==> flow/design.v <==
`timescale 1ns / 1ps
module ADD (
    input [31:0] a,
    input [31:0] b,
    output [32:0] sum
);
    assign sum = a + b;
endmodule
module SUB (
    input [31:0] a,
    input [31:0] b,
    output [32:0] diff
);
    assign diff = a - b;
endmodule
module AND (
    input [31:0] a,
    input [31:0] b,
    output [31:0] res
);
    assign res = a & b;
endmodule
module OR (
    input [31:0] a,
    input [31:0] b,
    output [31:0] res
);
    assign res = a | b;
endmodule
module XOR (
    input [31:0] a,
    input [31:0] b,
    output [31:0] res
);
    assign res = a ^ b;
endmodule
module NOT (
    input [31:0] a,
    output [31:0] res
);
    assign res = ~a;
endmodule
module SLA (
    input [31:0] a,
    input  b,
    output [31:0] res
);
    assign res = a << b;
endmodule
module SRA (
    input [31:0] a,
    input  b,
    output [31:0] res
);
    wire [31:0] y,resu;
    assign y = a;
    assign resu = y >> b;
    assign res = {a[31],resu[30:0]};
endmodule
module SRL (
    input [31:0] a,
    input  b,
    output [31:0] res
);
    assign res = a >> b;
endmodule
module ALU (
    input [31:0] a,
    input [31:0] b,
    input [3:0] opcode,
    input en,
    output reg [31:0] res
);
    wire [31:0] ano,oro,xoo,noo,slao,srao,srlo;
    wire [32:0] ado,suo;
    ADD func1(a,b,ado);
    SUB func2(a,b,suo);
    AND func3(a,b,ano);
    OR func4(a,b,oro);
    XOR func5(a,b,xoo);
    NOT func6(a,noo);
    SLA func7(a,b[0],slao);
    SRA func8(a,b[0],srao);
    SRL func9(a,b[0],srlo);
    always @(*) begin
        case(opcode)
            4'b0000: res = ado[31:0];
            4'b0001: res = suo[31:0];
            4'b0010: res = ano;
            4'b0011: res = oro;
            4'b0100: res = xoo;
            4'b0101: res = noo;
            4'b0110: res = slao;
            4'b0111: res = srao;
            4'b1000: res = srlo;
            4'b1001: res = a + 4;
            4'b1010: res = a - 4;
            4'b1011: res = a;
            default: res = 32'd0;
        endcase
    end
endmodule
module regBank (
    input clk,
    input reset,
    input [4:0] rd1,
    input [4:0] rd2,
    input [4:0] wr,
    input [31:0] data_in,
    input we,
    input re1,
    input re2,
    output [31:0] data_out1,
    output [31:0] data_out2,
    input [1:0] incdec
    );
    reg [31:0] regi [1:15];
    reg [31:0] sp;
    wire [31:0] temp = 32'd0;
    always @(posedge clk) begin
        if(we) begin
            if(wr != 5'd0 && wr < 5'd16) regi[wr] <= data_in;
        end
    end
    always @(posedge clk) begin
        if(reset) sp <= 32'd900;
        else if(incdec == 2'b01) begin
            sp <= sp + 32'd4;
        end
        else if(incdec == 2'b10) begin
            sp <= sp - 32'd4;
        end
        else if(we && wr == 5'd16) sp <= data_in;
    end
    function [31:0] rdreg(input [4:0] r);
        if(r == 5'd0 || r > 5'd16) rdreg = 32'd0;
        else if(r == 5'd16) rdreg = sp;
        else rdreg = regi[r[3:0]];
    endfunction
    assign data_out1 = re1 ? rdreg(rd1) : temp;
    assign data_out2 = re2 ? rdreg(rd2) : temp;
endmodule
module CheckReg (
    input clk,
    input re,
    input we,
    input [31:0] data_in,
    output [31:0] data_out
);
    reg [31:0] data;
    wire [31:0] temp = 32'd0;
    always @(posedge clk) begin
        if(we) data <= data_in;
    end
    assign data_out = re ? data : temp;
endmodule
module CheckRegR (
    input clk,
    input reset,
    input re,
    input we,
    input [31:0] data_in,
    output [31:0] data_out
);
    reg [31:0] data;
    wire [31:0] temp = 32'd0;
    always @(posedge clk) begin
        if(reset) data <= 32'd0;
        else if(we) data <= data_in;
    end
    assign data_out = re ? data : temp;
endmodule
module regdecoder (
    input [31:0] ir,
    output [4:0] rd1,
    output [4:0] rd2,
    output [4:0] wr
);
    assign rd1 = (ir[31:28] == 4'b0101 || ir[31:28] == 4'b0111)?5'b10000:ir[27:23];
    assign rd2 = (ir[31:28] == 4'b0110)?5'd16:(ir[31:28] == 4'b0101)?ir[27:23]:ir[22:18];
    assign wr = (ir[31:28] == 0) ? ir[17:13] : (ir[31:28] == 4'b0101)?ir[27:23]:ir[22:18];
endmodule
`timescale 1ns / 1ps
module signextend1 (
    input [13:0] imm1,
    input en,
    output [31:0] extout
);
    assign extout = imm1[13] ? {18'b111111111111111111,imm1} : {18'd0,imm1};
endmodule
module signextend2 (
    input [27:0] imm2,
    input en,
    output [31:0] extout
);
    assign extout = imm2[27] ? {{2'b11,imm2},{2'b00}} : {{2'd0,imm2},2'b00}; 
endmodule
module signextend3 (
    input [8:0] shamt,
    input en,
    output [31:0] extout
);
    assign extout = shamt[8] ? {23'b11111111111111111111111,shamt} : {23'd0,shamt};
endmodule
module signextend4 (
    input [18:0] shamt1,
    input en,
    output [31:0] extout
);
    assign extout = shamt1[18] ? {11'b11111111111,shamt1,2'd0} : {11'd0,shamt1,2'd0};
endmodule
module pcselect (
    input [31:0] lmdo,npco,
    input select,
    output [31:0] pco
);
    assign pco = (select == 1'b1) ? lmdo : npco;
endmodule
module Mux2_1 (
    input [31:0] in1,
    input [31:0] in2,
    input sel,
    output [31:0] out
);
    assign out = sel ? in2 : in1;
endmodule
module Mux4_1 (
    input [31:0] in1,
    input [31:0] in2,
    input [31:0] in3,
    input [31:0] in4,
    input [1:0] sel,
    output [31:0] out
);
    assign out = (sel == 2'b00) ? in1 : (sel == 2'b01) ? in2 : (sel == 2'b10) ? in3 : in4;
endmodule
`timescale 1ns / 1ps
module incr (
    input [31:0] in,
    output [31:0] out
);
    assign out = in + 4;
endmodule
module conditionb (
    input [31:0] val,
    input [2:0] cond,
    output flag
);
    assign flag = (cond == 3'b000) ? 1'b0 : (cond == 3'b001) ? (val[31] ) ? 1'b1 : 1'b0 : (cond == 3'b010) ? (val[31] == 0) ? 1'b1 : 1'b0 : (cond == 3'b011) ? (val == 0 ) ? 1'b1 : 1'b0 : 1'b1;
endmodule
`timescale 1ns / 1ps
module controlunit (
    input clk,
    input en,
    input reset,
    input [31:0] ir,
    output reg pcre,pcwe,npcre,npcwe,regbwe,regbre1,regbre2,sgen,alumux1sel,alumux2sel,aluoutre,aluoutwe,Are,Awe,Bre,Bwe,dmemwe,lmdre,lmdwe,reginmuxsel,irwe,
    output reg [1:0] immmuxsel,
    output reg [3:0] alusel,
    output reg [2:0] cond,
    output reg [1:0] incdec,
    output reg swap,select,
    output halted
);
    reg [3:0] mainstate;
    reg [3:0] substate;
    reg [31:0] irst;
    assign halted = (mainstate == 4'd12);
    always @(posedge clk) begin
        if(reset) begin
            mainstate <= 4'd0;
            substate <= 4'd0;
            {pcre,pcwe,npcre,npcwe,regbwe,regbre1,regbre2,sgen,alumux1sel,alumux2sel,aluoutre,aluoutwe,Are,Awe,Bre,Bwe,dmemwe,lmdre,lmdwe,reginmuxsel,irwe} <= 21'd0;
            immmuxsel <= 2'd0;
            alusel <= 4'd0;
            cond <= 3'd0;
            incdec <= 2'd0;
            swap <= 1'b0;
            select <= 1'b0;
        end
        else begin
        case (mainstate)
            4'd0: begin
                if(en) begin
                pcre <= 1;
                npcwe <= 1;
                irwe <= 1;
                mainstate <= 4'd1;
                end
            end 
            4'd1: begin
                pcre <= 1;
                npcwe <= 0;
                irwe <= 0;
                mainstate <= 4'd2;
                select <= 1'd0;
            end
            4'd2: begin
                irst <= ir;
                if(ir[31:28] == 4'b1000) mainstate <= 4'd4;
                else mainstate <= ir[31:28] + 3;
                pcre <= 0;
            end
            4'd3: begin
                case (substate)
                    4'd0: begin
                        regbwe <= 0;
                        regbre1 <= 1;
                        regbre2 <= 1;
                        substate <= 4'd1;
                        sgen <= 1'b1;
                        Awe <= 1;
                        Bwe <= 1;
                        immmuxsel <= 2'b10;
                    end 
                    4'd1: begin
                        regbre1 <= 0;
                        regbre2 <= 0;
                        substate <= 4'd2;
                        Awe <= 0;
                        Bwe <= 0;
                        Are <= 1;
                        Bre <= 1;
                        alumux1sel <= 0;
                        alumux2sel <= 0;
                        alusel <= irst[3:0];
                    end
                    4'd2: begin
                        substate <= 4'd3;
                        aluoutwe <= 1;
                    end
                    4'd3: begin
                        substate <= 4'd4;
                        aluoutwe <= 0;
                        aluoutre <= 1;
                        reginmuxsel <= 1;
                        cond <= 3'b000;
                        npcre <= 1;
                        pcwe <= 1;
                        regbwe <= 1;
                    end
                    4'd4: begin
                        substate <= 4'd0;
                        mainstate <= 4'd0;
                        aluoutre <= 0;
                        reginmuxsel <= 0;
                        cond <= 3'b000;
                        npcre <= 0;
                        pcwe <= 0;
                        regbwe <= 0;
                    end
                    default: 
                    substate <= 4'd0;
                endcase
            end
            4'd4: begin
                case (substate)
                    4'd0: begin
                        regbwe <= 0;
                        regbre1 <= 1;
                        regbre2 <= 0;
                        substate <= 4'd1;
                        sgen <= 1'b1;
                        Awe <= 1;
                        Bwe <= 0;
                        immmuxsel <= 2'b00;
                    end
                    4'd1: begin
                        regbre1 <= 0;
                        substate <= 4'd2;
                        Awe <= 0;
                        Are <= 1;
                        alumux1sel <= 0;
                        alumux2sel <= 1;
                        alusel <= irst[3:0];
                    end
                    4'd2: begin
                        substate <= 4'd3;
                        aluoutwe <= 1;
                    end
                    4'd3: begin
                        substate <= 4'd4;
                        aluoutwe <= 0;
                        aluoutre <= 1;
                        reginmuxsel <= 1;
                        cond <= 3'b000;
                        npcre <= 1;
                        pcwe <= 1;
                        regbwe <= 1;
                    end
                    4'd4: begin
                        substate <= 4'd0;
                        mainstate <= 4'd0;
                        aluoutre <= 0;
                        reginmuxsel <= 0;
                        cond <= 3'b000;
                        npcre <= 0;
                        pcwe <= 0;
                        regbwe <= 0;
                    end
                    default:
                    substate <= 4'd0;
                endcase
            end 
            4'd5 : begin
                case (substate)
                    4'd0: begin
                        regbwe <= 0;
                        regbre1 <= 1;
                        regbre2 <= 1;
                        substate <= 4'd1;
                        sgen <= 1'b1;
                        Awe <= 1;
                        Bwe <= 1;
                        immmuxsel <= 2'b00;
                    end
                    4'd1: begin
                        regbre1 <= 0;
                        regbre2 <= 0;
                        substate <= 4'd2;
                        Awe <= 0;
                        Are <= 1;
                        Bwe <= 0;
                        Bre <= 1;
                        alumux1sel <= 0;
                        alumux2sel <= 1;
                        alusel <= 4'd0;
                    end
                    4'd2: begin
                        substate <= 4'd3;
                        aluoutwe <= 1;
                    end
                    4'd3: begin
                        aluoutwe <= 0;
                        aluoutre <= 1;
                        cond <= 3'b000;
                        npcre <= 1;
                        pcwe <= 1;
                        if(irst[0]==0) begin
                            substate <= 4'd4;
                            lmdwe <= 1'b1;
                            lmdre <= 1'b1;
                            reginmuxsel <= 1'b0;
                        end
                        else begin
                            substate <= 4'd5;
                            dmemwe <= 1'b1;
                        end
                    end
                    4'd4: begin
                        lmdwe <= 1'b0;
                        regbwe <= 1'b1;
                        substate <= 4'd6;
                    end
                    4'd5: begin
                        dmemwe <= 1'b0;
                        regbwe <= 1'b0;
                        substate <= 4'd6;
                    end
                    4'd6: begin
                        substate <= 4'd0;
                        mainstate <= 4'd0;
                        aluoutre <= 0;
                        cond <= 3'b000;
                        npcre <= 0;
                        pcwe <= 0;
                        regbwe <= 0;
                    end
                    default:
                    substate <= 4'd0;
                endcase
            end
            4'd6 : begin
                case (substate)
                    4'd0: begin
                        sgen <= 1'b1;
                        regbwe <= 0;
                        immmuxsel <= 2'b01;
                        substate <= 4'd1;
                        npcre <= 1'b1;
                        alumux1sel <= 1'b1;
                        alumux2sel <= 1'b1;
                        alusel <= 4'd0;
                        aluoutwe <= 1'b1;
                    end 
                    4'd1: begin
                        substate <= 4'd2;
                        aluoutwe <= 0;
                        aluoutre <= 1'b1;
                        cond <= 3'b100;
                        pcwe <= 1'b1;
                        regbwe <= 1'b0;
                    end
                    4'd2: begin
                        substate <= 4'd0;
                        aluoutre <= 0;
                        cond <= 3'b000;
                        npcre <= 0;
                        pcwe <= 0;
                        regbwe <= 0;
                        mainstate <= 4'd0;
                    end
                    default: 
                    substate <= 4'd0;
                endcase
            end
            4'd7: begin
                case (substate)
                    4'd0: begin
                        regbwe <= 0;
                        regbre1 <= 1;
                        regbre2 <= 0;
                        substate <= 4'd1;
                        sgen <= 1'b1;
                        Awe <= 1;
                        Bwe <= 0;
                        immmuxsel <= 2'b11;
                    end
                    4'd1: begin
                        regbre1 <= 0;
                        substate <= 4'd2;
                        npcre <= 1'b1;
                        Awe <= 0;
                        Are <= 1;
                        alumux1sel <= 1;
                        alumux2sel <= 1;
                        alusel <= 4'd0;
                        aluoutwe <= 1'b1;
                        cond <= irst[2:0] + 1;
                    end
                    4'd2: begin
                        substate <= 4'd3;
                        aluoutwe <= 0;
                        aluoutre <= 1'b1;
                        pcwe <= 1'b1;
                        regbwe <= 1'b0;
                    end
                    4'd3: begin
                        substate <= 4'd0;
                        aluoutre <= 0;
                        cond <= 3'b000;
                        npcre <= 0;
                        pcwe <= 0;
                        regbwe <= 0;
                        mainstate <= 4'd0;
                    end
                    default: 
                    substate <= 4'd0;
                endcase
            end
            4'd8: begin
                case (substate)
                    4'd0: begin
                        regbwe <= 0;
                        regbre1 <= 0;
                        regbre2 <= 1;
                        Awe <= 0;
                        Bwe <= 1;
                        if(irst[0] == 1'b0) begin
                        incdec <= 2'b10;
                        substate <= 4'd1;
                        end
                        else begin
                        incdec <= 2'b01;
                        substate <= 4'd2;
                        end
                    end
                    4'd1: begin
                        regbre2 <= 0;
                        substate <= 4'd3;
                        Are <= 1;
                        aluoutwe <= 1'b0;
                        regbre1 <= 1'b1;
                        Awe <= 1'b1;
                        alumux1sel <= 1'b0;
                        alusel <= 4'b1001;
                        incdec <= 2'b00;
                        Bwe <= 1'b0;
                    end
                    4'd3: begin
                        regbre2 <= 0;
                        substate <= 4'd4;
                        Are <= 1;
                        aluoutwe <= 1'b1;
                        regbre1 <= 1'b0;
                        Awe <= 1'b0;
                    end
                    4'd4: begin
                        substate <= 4'd5;
                        aluoutre <= 1'b1;
                        Bre <= 1;
                        dmemwe <= 1'b1;
                        npcre <= 1'b1;
                        pcwe <= 1'b1;
                        cond <= 3'b000;
                    end
                    4'd5: begin
                        substate <= 4'd0;
                        mainstate <= 4'd0;
                        aluoutre <= 0;
                        dmemwe <= 1'b0;
                        npcre <= 0;
                        pcwe <= 0;
                        cond <= 3'b000;
                    end
                    4'd2: begin
                        regbre2 <= 0;
                        substate <= 4'd6;
                        Are <= 1;
                        aluoutwe <= 1'b0;
                        regbre1 <= 1'b1;
                        Awe <= 1'b1;
                        alumux1sel <= 1'b0;
                        alusel <= 4'b1011;
                        incdec <= 2'b00;
                    end
                    4'd6: begin
                        regbre2 <= 0;
                        substate <= 4'd7;
                        Are <= 1;
                        aluoutwe <= 1'b1;
                        regbre1 <= 1'b0;
                        Awe <= 1'b0;
                    end
                    4'd7: begin
                        substate <= 4'd8;
                        aluoutre <= 1'b1;
                        Bre <= 0;
                        npcre <= 1'b1;
                        pcwe <= 1'b1;
                        cond <= 3'b000;
                        lmdwe <= 1'b1;
                    end
                    4'd8: begin
                        substate <= 4'd9;
                        aluoutre <= 0;
                        npcre <= 0;
                        pcwe <= 0;
                        cond <= 3'b000;
                        lmdwe <= 1'b0;
                        lmdre <= 1'b1;
                        reginmuxsel <= 1'b0;
                        regbwe <= 1'b1;
                    end
                    4'd9: begin
                        substate <= 4'd0;
                        mainstate <= 4'd0;
                        lmdre <= 1'b0;
                        reginmuxsel <= 1'b0;
                        regbwe <= 1'b0;
                        cond <= 3'b000;
                        npcre <= 0;
                        pcwe <= 0;
                        Bwe <= 0;
                    end
                    default: 
                    substate <= 4'd0;
                endcase
            end
            4'd9: begin
                case (substate)
                    4'd0: begin
                        incdec <= 2'b00;
                        regbwe <= 0;
                        substate <= 4'd1;
                        sgen <= 1'b1;
                        npcre <= 1'b1;
                    end 
                    4'd1: begin
                        substate <= 4'd2;
                        regbre2 <= 1'b1;
                        Awe <= 1;
                        Bwe <= 1;
                        alumux1sel <= 1'b1;
                        alusel <= 4'b1011;
                        Are <= 1'b1;
                        Bre <= 1'b1;
                        incdec <= 2'b00;
                    end
                    4'd2: begin
                        substate <= 4'd3;
                        aluoutwe <= 1'b1;
                        aluoutre <= 1'b1;
                        regbre1 <= 1'b0;
                        Awe <= 1'b0;
                        Bwe <= 1'b0;
                    end
                    4'd3: begin
                        substate <= 4'd4;
                        aluoutwe <= 1'b0;
                        aluoutre <= 1'b1;
                        swap <= 1'b1;
                        dmemwe <= 1'b1;
                    end
                    4'd4: begin
                        substate <= 4'd5;
                        aluoutre <= 1;
                        dmemwe <= 1'b1;
                        swap <= 1'b1;
                        npcre <= 1'b1;
                        pcwe <= 1'b0;
                        cond <= 3'b000;
                    end
                    4'd5: begin
                        swap <= 0;
                        dmemwe <= 0;
                        substate <= 4'd6;
                        npcre <= 1'b1;
                        cond <= 3'b000;
                        sgen <= 1'b1;
                        immmuxsel <= 2'b01;
                        alumux1sel <= 1'b1;
                        alumux2sel <= 1'b1;
                        alusel <= 4'b0000;
                        aluoutwe <= 1'b1;
                        aluoutre <= 1'b1;
                        incdec <= 2'b10;
                    end
                    4'd6: begin
                        substate <= 4'd7;
                        aluoutwe <= 1'b0;
                        aluoutre <= 1'b1;
                        Awe <= 1'b0;
                        Bwe <= 1'b0;
                        cond <= 3'b100;
                        regbwe <= 1'b0;
                        pcwe <= 1'b1;
                        incdec <= 2'b00;
                    end
                    4'd7: begin
                        substate <= 4'd0;
                        aluoutre <= 0;
                        cond <= 3'b000;
                        npcre <= 0;
                        pcwe <= 0;
                        regbwe <= 0;
                        mainstate <= 4'd0;
                    end
                    default:
                    substate <= 4'd0; 
                endcase
            end
            4'd10: begin
                case (substate)
                    4'd0: begin
                        substate <= 4'd1;
                        regbre1 <= 1'b1;
                        Awe <= 1'b1;
                        Are <= 1'b1;
                        alumux1sel <= 1'b0;
                        alusel <= 4'b1001;
                        incdec <= 2'b00;
                    end
                    4'd1: begin
                        substate <= 4'd2;
                        aluoutwe <= 1'b1;
                        aluoutre <= 1'b1;
                        regbre1 <= 1'b0;
                        Awe <= 1'b0;
                        incdec <= 2'b01;
                    end
                    4'd2: begin
                        substate <= 4'd3;
                        aluoutwe <= 1'b0;
                        aluoutre <= 1'b1;
                        regbre2 <= 1'b0;
                        Bwe <= 1'b0;
                        Bre <= 1'b0;
                        incdec <= 2'b00;
                        lmdwe <= 1'b1;
                    end
                    4'd3: begin
                        substate <= 4'd4;
                        aluoutre <= 0;
                        lmdwe <= 1'b0;
                        lmdre <= 1'b1;
                        reginmuxsel <= 1'b0;
                        regbwe <= 1'b0;
                        select <= 1'b1;
                        cond <= 3'b000;
                        npcre <= 1'b1;
                        pcwe <= 1'b1;
                    end
                    4'd4: begin
                        substate <= 4'd0;
                        mainstate <= 4'd0;
                        lmdre <= 1'b0;
                        select <= 1'b0;
                        pcwe <= 0;
                    end
                    default: 
                    substate <= 4'd0;
                endcase
            end
            4'd12: begin
                mainstate <= mainstate;
            end
            4'd13: begin
                case (substate)
                    4'd0: begin
                        cond <= 3'b000;
                        npcre <= 1'b1;
                        pcwe <= 1'b1;
                        substate <= 4'd1;
                    end 
                    4'd1: begin
                        substate <= 0;
                        mainstate <= 0;
                        npcre <= 0;
                        pcwe <= 0;
                    end
                    default: 
                    substate <= 4'd0;
                endcase
            end
        endcase
    end
    end
endmodule
`timescale 1ns / 1ps
module topmodule (
    input clk,
    input en,reset,
    output [31:0] imem_addr,
    input  [31:0] imem_rdata,
    output [31:0] dmem_addr,
    output [31:0] dmem_wdata,
    output dmem_we,
    input  [31:0] dmem_rdata,
    output halted
);
    wire pcre,pcwe,npcre,npcwe,regbwe,regbre1,regbre2,sgen,alumux1sel,alumux2sel,aluoutre,aluoutwe,Are,Awe,Bre,Bwe,dmemwe,lmdre,lmdwe,reginmuxsel,irwe,swap,select;
    wire [1:0] immmuxsel,incdec;
    wire [3:0] alusel;
    wire [2:0] cond;
    wire [31:0] ir;
    controlunit cu(clk,en,reset,ir,pcre,pcwe,npcre,npcwe,regbwe,regbre1,regbre2,sgen,alumux1sel,alumux2sel,aluoutre,aluoutwe,Are,Awe,Bre,Bwe,dmemwe,lmdre,lmdwe,reginmuxsel,irwe,immmuxsel,alusel,cond,incdec,swap,select,halted);
    datapath dp(clk,reset,pcre,pcwe,npcre,npcwe,regbwe,regbre1,regbre2,sgen,alumux1sel,alumux2sel,aluoutre,aluoutwe,Are,Awe,Bre,Bwe,dmemwe,lmdre,lmdwe,reginmuxsel,irwe,immmuxsel,cond,alusel,ir,incdec,swap,select,
                imem_addr,imem_rdata,dmem_addr,dmem_wdata,dmem_we,dmem_rdata);
endmodule
`timescale 1ns / 1ps
module datapath (
    input clk,
    input reset,
    input pcre,pcwe,npcre,npcwe,regbwe,regbre1,regbre2,sgen,alumux1sel,alumux2sel,aluoutre,aluoutwe,Are,Awe,Bre,Bwe,dmemwe,lmdre,lmdwe,reginmuxsel,irwe,
    input [1:0] immmuxsel,
    input[2:0] cond,
    input [3:0] alusel,
    output [31:0] dpout,
    input [1:0] incdec,
    input swap,select,
    output [31:0] imem_addr,
    input  [31:0] imem_rdata,
    output [31:0] dmem_addr,
    output [31:0] dmem_wdata,
    output dmem_we,
    input  [31:0] dmem_rdata
);
    wire [4:0] rd1,rd2,wr;
    wire flag;
    wire [31:0] pcdatout,npcout,pcplus4,irout,inst,regbdata_out1,regbdata_out2,sg1out,sg2out,sg3out,sg4out,siexval,alumux1out,alumux2out,aluresult,aluoutout,Aout,Bout,dmemout,pcdatin,lmdout,regbdata_in,pcin;
    CheckRegR pc(clk,reset,pcre,pcwe,pcdatin,pcdatout);
    incr pcp4(pcdatout,pcplus4);
    CheckReg npc(clk,npcre,npcwe,pcplus4,npcout);
    assign imem_addr = pcdatout;
    assign inst = imem_rdata;
    assign dpout = inst;
    CheckReg ir(clk,1'b1,irwe,inst,irout);
    regdecoder rd(irout,rd1,rd2,wr);
    regBank regb(clk,reset,rd1,rd2,wr,regbdata_in,regbwe,regbre1,regbre2,regbdata_out1,regbdata_out2,incdec);
    CheckReg A(clk,Are,Awe,regbdata_out1,Aout);
    CheckReg B(clk,Bre,Bwe,regbdata_out2,Bout);
    signextend1 sg1(irout[17:4],sgen,sg1out);
    signextend2 sg2(irout[27:0],sgen,sg2out);
    signextend3 sg3(irout[12:4],sgen,sg3out);
    signextend4 sg4(irout[22:4],sgen,sg4out);
    Mux4_1 immmux(sg1out,sg2out,sg3out,sg4out,immmuxsel,siexval);
    Mux2_1 alumux1(Aout,npcout,alumux1sel,alumux1out);
    Mux2_1 alumux2(Bout,siexval,alumux2sel,alumux2out);
    ALU alu(alumux1out,alumux2out,alusel,1'b1,aluresult);
    CheckReg aluout(clk,aluoutre,aluoutwe,aluresult,aluoutout);
    assign dmem_addr = swap ? Bout : aluoutout;
    assign dmem_wdata = swap ? aluoutout : Bout;
    assign dmem_we = dmemwe;
    assign dmemout = dmem_rdata;
    CheckReg LMD(clk,lmdre,lmdwe,dmemout,lmdout);
    conditionb cdb(Aout,cond,flag);
    Mux2_1 pcmux(npcout,aluoutout,flag,pcin);
    pcselect selector(lmdout,pcin,select,pcdatin);
    Mux2_1 reginmux(lmdout,aluoutout,reginmuxsel,regbdata_in);
endmodule
Tool chain data of topmodule
The steps from the RTL of topmodule to its reports follow in flow order. Line numbers count from 1 in the design file above. Operators: Yosys type, input widths -> output width; for muxes data width and select width s. Cell names lack the library's common part. The mark - stands for no value.

Top: topmodule. Clock: clk. Cell library: sky130hd. Corner: tt_025C_1v80.

After elaboration
Source: Yosys, flattened and elaborated, memories not mapped. Widths are those after wreduce. Registers that Yosys merges into a memory's read port (data or address) are not register bits. Print and check cells do not count. Equal cells are merged and count once. Memory sizes are those after Yosys's memory passes, which may raise the word count (mostly to a power of two), join words into wider ones and drop unused or constant bits.

The entry for register bits reads 300. The figure for bits in writable memories is 480. Under memory cells stands 1. The entry for input bits reads 67. For output and inout bits the number is 98. The figure for elaborated cells is 446.

Memories: dp.regb.regi (depth 15, width 32, rd ports 2, write ports 1, RTL line 117) `reg [31:0] regi [1:15];`.

The figure for add/sub/neg operators is 9. The entry for order comparisons reads 3. The figure for equality and inequality tests is 131. The figure for shift-type cells is 2. The figure for mux-type cells is 159. The figure for bitwise logic cells is 7. For reduce/logical cells the number is 98.

Operators with widths (count): $mux 32 (27); $pmux 32 s12 (1); $add 32x3->32 const B (3); $sub 32x3->32 const B (2); $ne 3x1->1 const B (21); $pmux 1 s2 (31); $eq 4x3->1 const B (15); $mux 4 (14); $ne 2x1->1 const B (26); $ne 3x2->1 const B (16); $eq 4x4->1 const B (12); $reduce_or 2->1 (23); $pmux 4 s10 (1); $reduce_or 3->1 (13); $shl 32x1->32 (1); $shr 32x1->32 (1); $add 32x32->32 (1); $sub 32x32->32 (1); $and 32x32->32 (1); $or 32x32->32 (1); $xor 32x32->32 (1); $not 32->32 (1); $logic_not 32->1 (1); $pmux 4 s8 (1); $mux 1 (32); $reduce_and 6->1 (5); $ne 2x2->1 const B (14); $pmux 4 s7 (1).

Not listed: further kinds 54, cells in them 142.

Logic depth
Longest topological path by Yosys (ltp), each cell counted once; first at word level (registers and memories cut), then after technology mapping (sequential cells cut; the memories' decode and read muxes count).

For depth after elaboration the number is 9. The figure for ABC_AREA is 0. Under mapped depth stands 21. Gate-level depth less buffers: 19.

After synthesis
The flow's flattened synthesis, as Yosys stat reports it; memories are mapped. The netlist is that of the ABC_AREA named above (0 if unset); the other value can give another one.

Cells in the netlist: 4789. The figure for synthesis area is 47426.7 um^2. The figure for sequential area is 22521.6 um^2. Flip-flops: 787. The entry for buffer cells reads 424.

Cells by type: edfxtp_1 (count 676, area in all 2.03E+04 um^2); mux2i_1 (count 311, area in all 3.11E+03 um^2); o21ai_0 (count 541, area in all 2.71E+03 um^2); dfxtp_1 (count 111, area in all 2.22E+03 um^2); o221ai_1 (count 238, area in all 2.08E+03 um^2); ha_1 (count 133, area in all 1.66E+03 um^2); nand2_1 (count 369, area in all 1.39E+03 um^2); clkbuf_1 (count 331, area in all 1.24E+03 um^2); a21oi_1 (count 245, area in all 1.23E+03 um^2); a211oi_1 (count 153, area in all 1.15E+03 um^2); nor2_1 (count 304, area in all 1.14E+03 um^2); nand3_1 (count 185, area in all 925.888 um^2); o211ai_1 (count 120, area in all 900.864 um^2); xnor2_1 (count 83, area in all 726.947 um^2); o22ai_1 (count 86, area in all 538.016 um^2); nand2b_1 (count 71, area in all 444.176 um^2); inv_1 (count 112, area in all 420.403 um^2); a32oi_1 (count 42, area in all 367.853 um^2).

Other cell types: 84; their cells: 678. The figures by module come from a second, unflattened synthesis with its own total; it is not the netlist above.

The entry for cells (unflattened synthesis) reads 4639. The entry for area total of the unflattened synthesis reads 55253.0 um^2.

Rows give one instance, submodules left out.

Modules: regBank (instances 1, cells 1563, area 25652.1 um^2); CheckReg (instances 6, cells 67, area 1216.2 um^2); ALU (instances 1, cells 613, area 4177.8 um^2); controlunit (instances 1, cells 512, area 3704.8 um^2); Mux2_1 (instances 4, cells 36, area 544.3 um^2); SUB (instances 1, cells 302, area 2024.4 um^2); ADD (instances 1, cells 274, area 1901.8 um^2); CheckRegR (instances 1, cells 138, area 1375.1 um^2); datapath (instances 1, cells 105, area 1328.8 um^2); Mux4_1 (instances 1, cells 39, area 814.5 um^2); incr (instances 1, cells 84, area 590.6 um^2); pcselect (instances 1, cells 36, area 544.3 um^2); SLA (instances 1, cells 36, area 535.5 um^2); SRL (instances 1, cells 36, area 535.5 um^2).

Further modules, not shown: 12.

Path before layout
Source: OpenSTA report_checks on the synthesized netlist (no wires, ideal clock, input and output delay 20% of the period each), path of least setup slack; recovery checks are left aside. Register names are those of the netlist, which keeps one name where synthesis merged equal registers.

Path kind: reg2reg. From: register cu.alusel[1]. To: register dp.aluout.data[28]. For period the number is 5500 ps. For setup time the number is 271 ps. For time at the first pin the number is 0 ps. Arrival time: 4571 ps. For setup slack the number is 658 ps. The entry for delay of the path reads 4842 ps. The entry for driving pins on the path reads 16. Under synthesis period reached stands 4842 ps.

"delay of the path" is the arrival time less input delay plus setup time. "driving pins on the path" counts driving pins, that of a launching flip-flop among them; a cell with two outputs on the path counts twice. "synthesis period reached" = period - worst setup slack (recovery checks aside). The figure is calculated, with input and output delays left at 20% of the set period. Between the ends stands the longest chain of elaborated cells between them, by number of cells; it is not shown to be the way that was timed. Of several equally long chains one is given. A line is the first line of the expression or statement that the cell stems from. Yosys adds cells for indexed reads and writes and turns some case tables into memories. A register here has more assigning lines than the two given.

Path through: dfxtp_1 > clkbuf_1 > clkbuf_1 > nand2_1 > nor2_1 > ha_1 > clkbuf_1 > a21o_1 > a221o_1 > a31oi_1 > a211oi_1 > a211o_1 > a41oi_1 > mux2i_1 > a2111oi_0 > o21ai_1. For cells in the longest elaborated chain the number is 2. The figure for elaborated cells between the ends (all ways) is 13.

RTL lines, path post-synthesis: start, declared (RTL line 259) `output reg [3:0] alusel,`; start, assigned (RTL line 326) `alusel <= irst[3:0];`; start, assigned (RTL line 375) `alusel <= irst[3:0];`; $eq 4x4->1 (RTL line 86) `case(opcode)`; $pmux 32 s12 (RTL line 86); end, assigned (RTL line 153) `if(we) data <= data_in;`; end, declared (RTL line 150) `reg [31:0] data;`.

Timing after layout
From the final timing report of run 1: the path of least setup slack in the routed layout; clock arrival at registers is part of the times. The path's times are printed in steps of 10 ps; the period is the one set.

Path kind: reg2reg. From: register cu.immmuxsel. To: register dp.aluout.data[30]. For period the number is 3520 ps. For setup time the number is 320 ps. For time at the first pin the number is 720 ps. Arrival time: 5200 ps. For setup slack the number is -1310 ps. The entry for driving pins on the path reads 22.

Where an end lacks its bit number, it is one bit of the signal, or one of the new flip-flops if synthesis recoded a state register. Between the ends stands the longest chain of elaborated cells between them, by number of cells; it is not shown to be the way that was timed. Of several equally long chains one is given. A register here has more assigning lines than the two given.

Path through: dfxtp_4 > buf_8 > a21o_4 > a211oi_4 > a211oi_4 > nor4_4 > nand4_1 > buf_4 > o21ai_2 > xnor2_1 > ha_1 > and4_4 > nand2_4 > nor4_4 > buf_4 > buf_4 > o31ai_4 > nand4_1 > a31oi_4 > o21ai_2 > xnor2_2 > o221ai_2. For cells in the longest elaborated chain the number is 7. The figure for elaborated cells between the ends (all ways) is 15.

RTL lines, path after layout: start, declared (RTL line 258) `output reg [1:0] immmuxsel,`; start, assigned (RTL line 274) `immmuxsel <= 2'd0;`; start, assigned (RTL line 314) `immmuxsel <= 2'b10;`; $eq 2x2->1 (RTL line 235) `assign out = (sel == 2'b00) ? in1 : (sel == 2'b01) ? in2 : (sel == 2'b10) ? in3 : in4;`; $mux 32 x3 (RTL line 235); $mux 32 (RTL line 225) `assign out = sel ? in2 : in1;`; $sub 32x32->32 (RTL line 14) `assign diff = a - b;`; $pmux 32 s12 (RTL line 86) `case(opcode)`; end, assigned (RTL line 153) `if(we) data <= data_in;`; end, declared (RTL line 150) `reg [31:0] data;`.

==> runs of topmodule <==
topmodule through Yosys and OpenROAD on sky130hd: 4 stored runs, unordered, with their settings and measured results. The constraints put input and output delay at 20% of the set period each and load the outputs with 0.01 pF. "allowed time less slack (worst setup path)" is the time allowed to the run's worst setup path (the clock period less input and output delay, where it has them) less its slack. Clock arrival times count: a late capture clock shortens it, a late launch clock lengthens it. "allowed time less slack (worst setup path)" is known to 10 ps.

Files of run 1:
==> flow/run.sh <==
#!/bin/bash
# the make line also repeats the synthesis and layout settings of config.mk as NAME=value (left out here)
make -C /OpenROAD-flow-scripts/flow DESIGN_CONFIG=/design/flow/config.mk WORK_HOME=/design/flow/orfs CLKGATE_MAP_FILE= finish
==> flow/config.mk <==
export PLATFORM = sky130hd
export DESIGN_NAME = topmodule
export DESIGN_NICKNAME = topmodule
export VERILOG_FILES = /design/flow/design.v
export SDC_FILE = /design/flow/constraint.sdc
export NUM_CORES = 4
export LEC_CHECK = 0
export CAP_MARGIN = 20
export CELL_PAD_IN_SITES_DETAIL_PLACEMENT = 1
export CELL_PAD_IN_SITES_GLOBAL_PLACEMENT = 2
export CORE_MARGIN = 2
export CORE_UTILIZATION = 31
export CTS_CLUSTER_DIAMETER = 52
export CTS_CLUSTER_SIZE = 96
export GPL_ROUTABILITY_DRIVEN = 0
export GPL_TIMING_DRIVEN = 0
export MAX_ROUTING_LAYER = met4
export PLACE_DENSITY_LB_ADDON = 0.25
export SETUP_SLACK_MARGIN = 0.74
export SLEW_MARGIN = 20
==> flow/constraint.sdc <==
create_clock -name core_clock -period 3.52 [get_ports {clk}]
set_input_delay 0.7040 -clock core_clock [delete_from_list [all_inputs] [get_ports {clk}]]
set_output_delay 0.7040 -clock core_clock [all_outputs]
set_load 0.01 [all_outputs]

Results of run 1. For the cell area after synthesis the run shows 47426.7 um^2. The measured total die area is 156136.0 um^2. The std-cell area (final layout) stands at 63833.7 um^2. The utilization in the final report stands at 42.0%. The lowest setup slack reads -1307 ps. The smallest hold slack reads 480 ps. The allowed time less slack (worst setup path) is 4830 ps. Worst path kind: reg2reg.

Files of run 2:
==> flow/run.sh <==
#!/bin/bash
# the make line also repeats the synthesis and layout settings of config.mk as NAME=value (left out here)
make -C /OpenROAD-flow-scripts/flow DESIGN_CONFIG=/design/flow/config.mk WORK_HOME=/design/flow/orfs CLKGATE_MAP_FILE= finish
==> flow/config.mk <==
export PLATFORM = sky130hd
export DESIGN_NAME = topmodule
export DESIGN_NICKNAME = topmodule
export VERILOG_FILES = /design/flow/design.v
export SDC_FILE = /design/flow/constraint.sdc
export NUM_CORES = 4
export LEC_CHECK = 0
export CAP_MARGIN = 35
export CORE_ASPECT_RATIO = 1.67
export CORE_MARGIN = 8
export CORE_UTILIZATION = 50
export CTS_CLUSTER_DIAMETER = 327
export CTS_CLUSTER_SIZE = 67
export GPL_ROUTABILITY_DRIVEN = 0
export GPL_TIMING_DRIVEN = 0
export MAX_ROUTING_LAYER = met4
export SLEW_MARGIN = 20
export TNS_END_PERCENT = 95
==> flow/constraint.sdc <==
create_clock -name core_clock -period 5.3 [get_ports {clk}]
set_input_delay 1.0600 -clock core_clock [delete_from_list [all_inputs] [get_ports {clk}]]
set_output_delay 1.0600 -clock core_clock [all_outputs]
set_load 0.01 [all_outputs]

Results of run 2. For the cell area after synthesis the run shows 47426.7 um^2. The measured total die area is 105291.0 um^2. The std-cell area (final layout) stands at 53966.8 um^2. The utilization in the final report stands at 57.1%. The lowest setup slack reads -129 ps. The smallest hold slack reads 509 ps. The allowed time less slack (worst setup path) is 5430 ps. Worst path kind: reg2reg.

Files of run 3:
==> flow/run.sh <==
#!/bin/bash
# the make line also repeats the synthesis and layout settings of config.mk as NAME=value (left out here)
make -C /OpenROAD-flow-scripts/flow DESIGN_CONFIG=/design/flow/config.mk WORK_HOME=/design/flow/orfs CLKGATE_MAP_FILE= finish
==> flow/config.mk <==
export PLATFORM = sky130hd
export DESIGN_NAME = topmodule
export DESIGN_NICKNAME = topmodule
export VERILOG_FILES = /design/flow/design.v
export SDC_FILE = /design/flow/constraint.sdc
export NUM_CORES = 4
export LEC_CHECK = 0
export ABC_AREA = 1
export CAP_MARGIN = 35
export CELL_PAD_IN_SITES_GLOBAL_PLACEMENT = 3
export CORE_ASPECT_RATIO = 1.57
export CORE_MARGIN = 2
export CORE_UTILIZATION = 15
export CTS_CLUSTER_DIAMETER = 128
export CTS_CLUSTER_SIZE = 94
export PLACE_DENSITY_LB_ADDON = 0.11
export SETUP_SLACK_MARGIN = 0.33
export SLEW_MARGIN = 40
export TNS_END_PERCENT = 40
==> flow/constraint.sdc <==
create_clock -name core_clock -period 5.5 [get_ports {clk}]
set_input_delay 1.1000 -clock core_clock [delete_from_list [all_inputs] [get_ports {clk}]]
set_output_delay 1.1000 -clock core_clock [all_outputs]
set_load 0.01 [all_outputs]

Results of run 3. For the cell area after synthesis the run shows 48680.4 um^2. The measured total die area is 329225.0 um^2. The std-cell area (final layout) stands at 58556.2 um^2. The utilization in the final report stands at 18.1%. The lowest setup slack reads 677 ps. The smallest hold slack reads 477 ps. The allowed time less slack (worst setup path) is 4820 ps. Worst path kind: reg2reg.

Files of run 4:
==> flow/run.sh <==
#!/bin/bash
# the make line also repeats the synthesis and layout settings of config.mk as NAME=value (left out here)
make -C /OpenROAD-flow-scripts/flow DESIGN_CONFIG=/design/flow/config.mk WORK_HOME=/design/flow/orfs CLKGATE_MAP_FILE= finish
==> flow/config.mk <==
export PLATFORM = sky130hd
export DESIGN_NAME = topmodule
export DESIGN_NICKNAME = topmodule
export VERILOG_FILES = /design/flow/design.v
export SDC_FILE = /design/flow/constraint.sdc
export NUM_CORES = 4
export LEC_CHECK = 0
export CAP_MARGIN = 35
export CELL_PAD_IN_SITES_DETAIL_PLACEMENT = 1
export CORE_ASPECT_RATIO = 1.27
export CORE_MARGIN = 5
export CORE_UTILIZATION = 44
export CTS_CLUSTER_DIAMETER = 104
export GPL_ROUTABILITY_DRIVEN = 0
export GPL_TIMING_DRIVEN = 1
export PLACE_DENSITY_LB_ADDON = 0.08
export SETUP_SLACK_MARGIN = 0.09
export SLEW_MARGIN = 20
==> flow/constraint.sdc <==
create_clock -name core_clock -period 6.97 [get_ports {clk}]
set_input_delay 1.3940 -clock core_clock [delete_from_list [all_inputs] [get_ports {clk}]]
set_output_delay 1.3940 -clock core_clock [all_outputs]
set_load 0.01 [all_outputs]

Results of run 4. For the cell area after synthesis the run shows 47426.7 um^2. The measured total die area is 114501.0 um^2. The std-cell area (final layout) stands at 53638.9 um^2. The utilization in the final report stands at 50.2%. The lowest setup slack reads 865 ps. The smallest hold slack reads 478 ps. The allowed time less slack (worst setup path) is 6110 ps. Worst path kind: reg2reg.
